==> flow/design.v <==
module cla32(input [31:0]a, input [31:0]b,output [32:0]out);
wire [1:0]w[0:32], L1[0:31], L2[0:31], L3[0:31], L4[0:31],L5[0:31];
wire L6[31:0];
genvar q;
generate    for(q=0; q<=31; q=q+1) begin
                  current_status s(.a(a[q]),.b(b[q]),.t(w[q+1]));
            end
endgenerate
assign w[0] = 0;
generate    for(q=0;q<=30;q=q+1) begin
                  look_ahead l(.s(w[31-q]),.f(w[30-q]),.o(L1[q]));
            end
endgenerate
assign L1[31] = w[0];
generate    for(q=0;q<=29;q=q+1) begin
                  look_ahead l(.s(L1[q]),.f(L1[q+2]),.o(L2[q]));
            end
endgenerate
assign L2[30] = L1[30];
assign L2[31] = L1[31];
generate    for(q=0;q<=27;q=q+1) begin
                  look_ahead l(.s(L2[q]),.f(L2[q+4]),.o(L3[q]));
            end
endgenerate
assign {L3[28], L3[29], L3[30], L3[31]} = {L2[28], L2[29], L2[30], L2[31]};
generate    for(q=0;q<=23;q=q+1) begin
                  look_ahead l(.s(L3[q]),.f(L3[q+8]),.o(L4[q]));
            end
endgenerate
generate    for(q=24;q<=31;q=q+1) begin
                  assign L4[q] = L3[q];
            end
endgenerate
generate    for(q=0;q<=15;q=q+1) begin
                  look_ahead l(.s(L4[q]),.f(L4[q+16]),.o(L5[q]));
            end
endgenerate
generate    for(q=16;q<=31;q=q+1) begin
                  assign L5[q] = L4[q];
            end
endgenerate
generate    for(q=0;q<=31;q=q+1) begin
                  assign L6[q] = a[q] ^ b[q] ^ L5[31-q][0];
            end
endgenerate
generate    for(q=0;q<=31;q=q+1) begin
                  assign out[q] = L6[q];
            end
            assign out[32] = w[0];
endgenerate
endmodule
module current_status(input a,input b,output [1:0]t);
      assign {t[0],t[1]} = {a || b , a && b};
endmodule
module look_ahead(input [1:0]s, input [1:0]f,output [1:0]o);
      assign o[1] = (s[1] & s[0] & !f[1]) | (s[0] & f[1] & f[0]);
      assign o[0] = (s[1] & s[0] & !f[1] & !f[0]) | (f[0] & s[0]);
endmodule
module wallace_mul(input [15:0] a, input [15:0] b, output [32:0] out, input clk);
wire [30:0] m[0:15];
reg [30:0] m15_1,m15_2,m15_3;
reg [30:0] u[14:0];
reg [31:0] v[14:0];
reg [31:0] v10_1,v12_2,v12_1;
reg [31:0] temp;
reg [31:0] temp_v;
genvar q,k,i,j;
assign m[0] = b[0] == 0 ? 31'b0 : {15'b0,a};
assign m[1] = b[1] == 0 ? 31'b0 : {14'b0,a,1'b0};
assign m[2] = b[2] == 0 ? 31'b0 : {13'b0,a,2'b0};
assign m[3] = b[3] == 0 ? 31'b0 : {12'b0,a,3'b0};
assign m[4] = b[4] == 0 ? 31'b0 : {11'b0,a,4'b0};
assign m[5] = b[5] == 0 ? 31'b0 : {10'b0,a,5'b0};
assign m[6] = b[6] == 0 ? 31'b0 : {9'b0,a,6'b0};
assign m[7] = b[7] == 0 ? 31'b0 : {8'b0,a,7'b0};
assign m[8] = b[8] == 0 ? 31'b0 : {7'b0,a,8'b0};
assign m[9] = b[9] == 0 ? 31'b0 : {6'b0,a,9'b0};
assign m[10] = b[10] == 0 ? 31'b0 : {5'b0,a,10'b0};
assign m[11] = b[11] == 0 ? 31'b0 : {4'b0,a,11'b0};
assign m[12] = b[12] == 0 ? 31'b0 : {3'b0,a,12'b0};
assign m[13] = b[13] == 0 ? 31'b0 : {2'b0,a,13'b0};
assign m[14] = b[14] == 0 ? 31'b0 : {1'b0,a,14'b0};
assign m[15] = b[15] == 0 ? 31'b0 : {a,15'b0};
generate    for(q=0; q<=14; q=q+1) begin
                  always @ ( posedge clk )
                        v[q][0] <= 0;
            end
endgenerate
generate    for(k=0; k<=12; k=k+3) begin
                  for(q=0; q<=30; q=q+1) begin
                  always @ ( posedge clk ) begin
                        u[k][q] <= m[k][q] ^ m[k+1][q] ^ m[k+2][q];
                        v[k][q+1] <= m[k][q] && m[k+1][q] || m[k+2][q] && ( m[k][q] || m[k+1][q] );
                  end
                  end
            end
            always @ ( posedge clk )
                  m15_1 <= m[15];
            for(q=0; q<=30; q=q+1) begin
            always @ ( posedge clk ) begin
                        u[1][q] <= u[0][q] ^ v[0][q] ^ u[3][q];
                        v[1][q+1] <= u[0][q] && v[0][q] || u[3][q] && ( u[0][q] || v[0][q] );
            end
            end
            for(q=0; q<=30; q=q+1) begin
            always @ ( posedge clk ) begin
                        u[2][q] <= u[6][q] ^ v[6][q] ^ v[3][q];
                        v[2][q+1] <= u[6][q] && v[6][q] || v[3][q] && ( u[6][q] || v[6][q] );
            end
            end
            for(q=0; q<=30; q=q+1) begin
            always @ ( posedge clk ) begin
                  u[4][q] <= u[9][q] ^ v[9][q] ^ u[12][q];
                  v[4][q+1] <= u[9][q] && v[9][q] || u[12][q] && ( u[9][q] || v[9][q] );
            end
            end
            always @ ( posedge clk ) begin
                  m15_2 <= m15_1;
                  v12_1 <= v[12];
            end
            for(q=0; q<=30; q=q+1) begin
            always @ ( posedge clk ) begin
                  u[5][q] <= u[1][q] ^ v[1][q] ^ u[2][q];
                  v[5][q+1] <= u[1][q] && v[1][q] || u[2][q] && ( u[1][q] || v[1][q] );
            end
            end
            for(q=0; q<=30; q=q+1) begin
            always @ ( posedge clk ) begin
                  u[7][q] <= u[4][q] ^ v[4][q] ^ v[2][q];
                  v[7][q+1] <= u[4][q] && v[4][q] || v[2][q] && ( u[4][q] || v[4][q] );
            end
            end
            always @ ( posedge clk ) begin
                  m15_3 <= m15_2;
                  v12_2 <= v12_1;
            end
            for(q=0; q<=30; q=q+1) begin
            always @ ( posedge clk ) begin
                  u[8][q] <= u[5][q] ^ v[5][q] ^ u[7][q];
                  v[8][q+1] <= u[5][q] && v[5][q] || u[7][q] && ( u[5][q] || v[5][q] );
            end
            end
            for(q=0; q<=30; q=q+1) begin
            always @ ( posedge clk ) begin
                  u[10][q] <= m15_3[q] ^ v12_2[q] ^ v[7][q];
                  v[10][q+1] <= m15_3[q] && v12_2[q] || v[7][q] && ( m15_3[q] || v12_2[q] );
            end
            end
            for(q=0; q<=30; q=q+1) begin
            always @ ( posedge clk ) begin
                  u[11][q] <= u[8][q] ^ v[8][q] ^ u[10][q];
                  v[11][q+1] <= u[8][q] && v[8][q] || u[10][q] && ( u[8][q] || v[8][q] );
            end
            end
            always @ ( posedge clk )
                  v10_1 <= v[10];
            for(q=0; q<=30; q=q+1) begin
            always @ ( posedge clk ) begin
                  u[13][q] <= u[11][q] ^ v[11][q] ^ v10_1[q];
                  v[13][q+1] <= u[11][q] && v[11][q] || v10_1[q] && ( u[11][q] || v[11][q] );
            end
            end
endgenerate
always @ ( posedge clk ) begin
      temp <= {1'b0,u[13]};
      temp_v <= v[13];
end
cla32 object(.a(temp),.b(temp_v),.out(out));
endmodule
* From RTL to reports: wallace_mul *
Tool output for the design above, in the order of the flow.
Lines are those of the file above, counted from 1.
Cell names lack the library's common part.
The mark - stands for no value.

set-up
  top = wallace_mul
  clock port = clk
  library = sky130hd
  library corner = tt_025C_1v80

* Elaborated design *
Yosys after proc, flatten, opt, wreduce and memory -nomap, before mapping. Enables and synchronous resets that opt folds into registers are not counted as muxes. Print and check cells are not counted.

operators by class
  multipliers = 0
  bitwise gates (word level) = 1797
  $add $sub $neg = 0
  reduce/logical cells = 1913
  muxes and demuxes = 15
  magnitude comparators = 0
  divide/modulo/power cells = 0
  shifts and indexed selects = 0
  equality and inequality tests = 0

operators with widths
  operator                                  count
  1-bit XOR                                 830
  1-bit logical OR                          807
  1-bit logical AND                         785
  1-bit AND                                 670
  1-bit bitwise OR                          217
  1-bit logical NOT                         211
  1-bit XOR (both inputs constant)          40
  1-bit XOR (second input constant)         35
  1-bit logical AND (first input constant)  35
  1-bit logical AND (both inputs constant)  35
  1-bit logical OR (both inputs constant)   35
  30-bit two-way mux                        1
  29-bit two-way mux                        1
  28-bit two-way mux                        1
  27-bit two-way mux                        1
  26-bit two-way mux                        1
  25-bit two-way mux                        1
  24-bit two-way mux                        1
  23-bit two-way mux                        1
  22-bit two-way mux                        1
  21-bit two-way mux                        1
  20-bit two-way mux                        1
  19-bit two-way mux                        1
  18-bit two-way mux                        1
  17-bit two-way mux                        1
  16-bit two-way mux                        1
  1-bit XOR (first input constant)          5
  1-bit logical OR (first input constant)   5

bit counts
  flip-flop bits (word level) = 1094
  elaborated cells = 4585
  bits in writable memories = 0
  output and inout port bits = 33
  word width x clocked read ports = 0
  latch bits = 0
  ROM bits = 0
  memory cells = 0
  bits of input ports = 33

* Depth *
Longest topological path by Yosys (ltp), each cell counted once; first at word level (registers and memories cut), then after technology mapping (sequential cells cut; the memories' decode and read muxes count).

depth
  depth after elaboration = 22
  ABC_AREA = 0
  depth in mapped cells = 11

* After synthesis *
Source: synth_stat.txt of the flow (Yosys; design flattened, memories mapped). It holds for the ABC_AREA given above (unset counts as 0); a run with the other value may have another netlist.

cell types
  type      count  total area (µm²)
  dfxtp_1   716    1.43E+04
  fa_1      200    4003.84
  and2_1    261    1.63E+03
  ha_1      112    1.4E+03
  buf_4     33     247.738
  inv_1     55     206.448
  nand2b_1  29     181.424
  a21oi_1   28     140.134
  nor2b_1   22     137.632
  clkbuf_1  35     131.376
  nor2_1    35     131.376
  xnor2_1   14     122.618
  o21ai_0   16     80.077
  xor2_1    9      78.826
  a21o_1    9      67.565
  a221oi_1  7      61.309
  a211oi_1  8      60.058
  mux2i_1   6      60.058

Not listed: further types 51, cells in them 119.

synthesis totals
  sequential part of the area = 0.0143337 mm²
  standard cells after synthesis = 1714
  mapped flip-flops = 716
  synthesis area = 0.023968 mm²

By module: a second synthesis without flattening, with its own total; a netlist apart from the flattened one above.

second synthesis, totals
  cells (unflattened synthesis) = 1902
  area total of the unflattened synthesis = 0.0261851 mm²

Rows give one instance, submodules left out.

by module
  module          seq. area (mm²)  instances  cells  area (mm²)
  wallace_mul     0.0143337        1          1258   0.0208875
  look_ahead      0                129        4      0.00003
  cla32           0                1          66     0.0009972
  current_status  0                31         2      0.0000138

* Path before layout *
OpenSTA on the mapped netlist: ideal clock, no wires. The path of least setup slack (recovery checks aside). Input and output delay are each 20% of the period. Register names are those of the netlist, which keeps one name where synthesis merged equal registers.

timing post-synthesis
  path type = reg2out
  start point = register temp[11]
  end point = output out[25]
  clock period = 4400 ps
  slack = 1343 ps
  data arrival time = 2177 ps
  external output delay = 880 ps
  driving pins on the path = 12
  required time = 3520 ps
  buffers on the path = 2
  delay of the path = 2177 ps
  synthesis period reached = 3057 ps

"delay of the path" is the arrival time less input delay plus setup time.
At an output port there is no setup time.
"driving pins on the path": output pins that drive a net of the path, with the launching flip-flop's if there is one; two outputs of one cell count as two.
"synthesis period reached" = period - worst setup slack (recovery checks aside). The figure is calculated, with input and output delays left at 20% of the set period.
Between the ends stands the longest chain of elaborated cells between them, by number of cells; it is not shown to be the way that was timed. Of several equally long chains one is given.
A line is the first line of the expression or statement that the cell stems from. Yosys adds cells for indexed reads and writes and turns some case tables into memories.

between the ends, post-synthesis
  path through = dfxtp_1 -> inv_1 -> ha_1 -> buf_6 -> or2_0 -> a221o_1 -> a221oi_4 -> nor2_1 -> a311oi_1 -> o21ai_1 -> xnor2_1 -> buf_4
  cells in the longest elaborated chain = 20

RTL lines, path post-synthesis
  element            line  source
  start, assigned    165   temp <= {1'b0,u[13]};
  1-bit logical AND  53    assign {t[0],t[1]} = {a || b , a && b};
  1-bit logical NOT  57    assign o[0] = (s[1] & s[0] & !f[1] & !f[0]) | (f[0] & s[0]);
  1-bit AND x2       57
  1-bit bitwise OR   57
  1-bit AND x2       56    assign o[1] = (s[1] & s[0] & !f[1]) | (s[0] & f[1] & f[0]);
  1-bit bitwise OR   56
  1-bit logical NOT  56
  1-bit AND          56
  1-bit bitwise OR   56
  1-bit logical NOT  57
  1-bit AND x2       57
  1-bit bitwise OR   57
  1-bit AND x3       57
  1-bit bitwise OR   57
  1-bit XOR          43    assign L6[q] = a[q] ^ b[q] ^ L5[31-q][0];
  end, declared      59    module wallace_mul(input [15:0] a, input [15:0] b, output [32:0] out, input clk);

Nets of the timed path that keep an RTL name, with a line that drives or declares them; the list need not be complete.

named nets, post-synthesis
  net               line
  object.L6[25][0]  43

* Path in the finished layout *
Path of least setup slack in the final report of run 1 (OpenROAD, finished layout, wires in). Where an end is a register, its clock arrival counts in the times.
The report prints the path's times to 10 ps; the period is as set.

timing after layout
  path type = reg2out
  start point = register temp[23]
  end point = output out[31]
  external output delay = 850 ps
  data arrival time = 3290 ps
  slack = 110 ps
  required time = 3400 ps
  clock period = 4250 ps
  driving pins on the path = 11
  buffers on the path = 1

Between the ends stands the longest chain of elaborated cells between them, by number of cells; it is not shown to be the way that was timed. Of several equally long chains one is given.

between the ends, after layout
  path through = dfxtp_1 -> inv_1 -> ha_1 -> or3b_2 -> o2111ai_1 -> and2_1 -> o21ai_0 -> a21oi_1 -> o22ai_2 -> xor2_1 -> clkdlybuf4s50_1
  cells in the longest elaborated chain = 20

RTL lines, path after layout
  element            line  source
  start, assigned    165   temp <= {1'b0,u[13]};
  1-bit logical AND  53    assign {t[0],t[1]} = {a || b , a && b};
  1-bit logical NOT  56    assign o[1] = (s[1] & s[0] & !f[1]) | (s[0] & f[1] & f[0]);
  1-bit AND          56
  1-bit bitwise OR   56
  1-bit logical NOT  56
  1-bit AND          56
  1-bit bitwise OR   56
  1-bit logical NOT  57    assign o[0] = (s[1] & s[0] & !f[1] & !f[0]) | (f[0] & s[0]);
  1-bit AND x2       57
  1-bit bitwise OR   57
  1-bit AND x3       57
  1-bit bitwise OR   57
  1-bit AND x3       57
  1-bit bitwise OR   57
  1-bit XOR          43    assign L6[q] = a[q] ^ b[q] ^ L5[31-q][0];
  end, declared      59    module wallace_mul(input [15:0] a, input [15:0] b, output [32:0] out, input clk);

Ticket comment

4 stored runs of wallace_mul in the flow (synthesis by Yosys, layout by OpenROAD, sky130hd cells), in arbitrary order. Constraints: input delay and output delay 20% of the set period each, output load 0.01 pF.
"clock period achieved" is the run's clock period less its worst setup slack. It is reckoned from that one timing run; input and output delays stay at 20% of the period that was set.
"time used up by the worst setup path": the worst setup path's part of the clock period (all of it between registers, 20% less for each end at a port) less its slack. A launch clock that arrives late makes it longer, a capture clock that arrives late makes it shorter.
"total power of the final layout": no workload was simulated; the value follows from the tool's default switching activity.
"time used up by the worst setup path" is given in steps of 10 ps.
Settings: n/a = not set for that run.

item                                       run 1      run 2      run 3      run 4
CORE_UTILIZATION                           33         17         31         17
PLACE_DENSITY                              0.6        0.47       n/a        0.47
period_ns                                  4.25       4.4        3.71       4.4
CAP_MARGIN                                 20         0          0          35
CORE_MARGIN                                2          3          2          2
SLEW_MARGIN                                20         30         10         20
ABC_AREA                                   n/a        0          n/a        0
CTS_CLUSTER_SIZE                           n/a        93         n/a        n/a
GPL_ROUTABILITY_DRIVEN                     n/a        0          n/a        n/a
HOLD_SLACK_MARGIN                          n/a        -0.01      n/a        n/a
MAX_ROUTING_LAYER                          n/a        met4       met4       n/a
CELL_PAD_IN_SITES_DETAIL_PLACEMENT         n/a        n/a        0          n/a
CELL_PAD_IN_SITES_GLOBAL_PLACEMENT         n/a        n/a        3          n/a
CORE_ASPECT_RATIO                          n/a        n/a        0.69       n/a
CTS_CLUSTER_DIAMETER                       n/a        n/a        256        n/a
PLACE_DENSITY_LB_ADDON                     n/a        n/a        0.23       n/a
SETUP_SLACK_MARGIN                         n/a        n/a        -0.11      n/a
TNS_END_PERCENT                            n/a        n/a        65         n/a
synthesis area (mm²)                       0.023968   0.023968   0.023968   0.023968
total negative slack (ps)                  0          0          0          0
worst setup slack after layout (ps)        105        67         8          187
lowest hold slack (ps)                     299        316        310        315
die size (mm²)                             0.0748022  0.145531   0.0795937  0.144009
total power of the final layout (mW)       19.387     19.054     23.806     19.239
final utilization (%)                      38.8       20.8       37.4       20.9
clock period achieved (ps)                 4145       4333       3702       4213
standard-cell area after layout (mm²)      0.0278179  0.0289903  0.0285536  0.0291392
time used up by the worst setup path (ps)  3290       3450       2960       3330
worst setup path type                      reg2out    reg2out    reg2out    reg2out
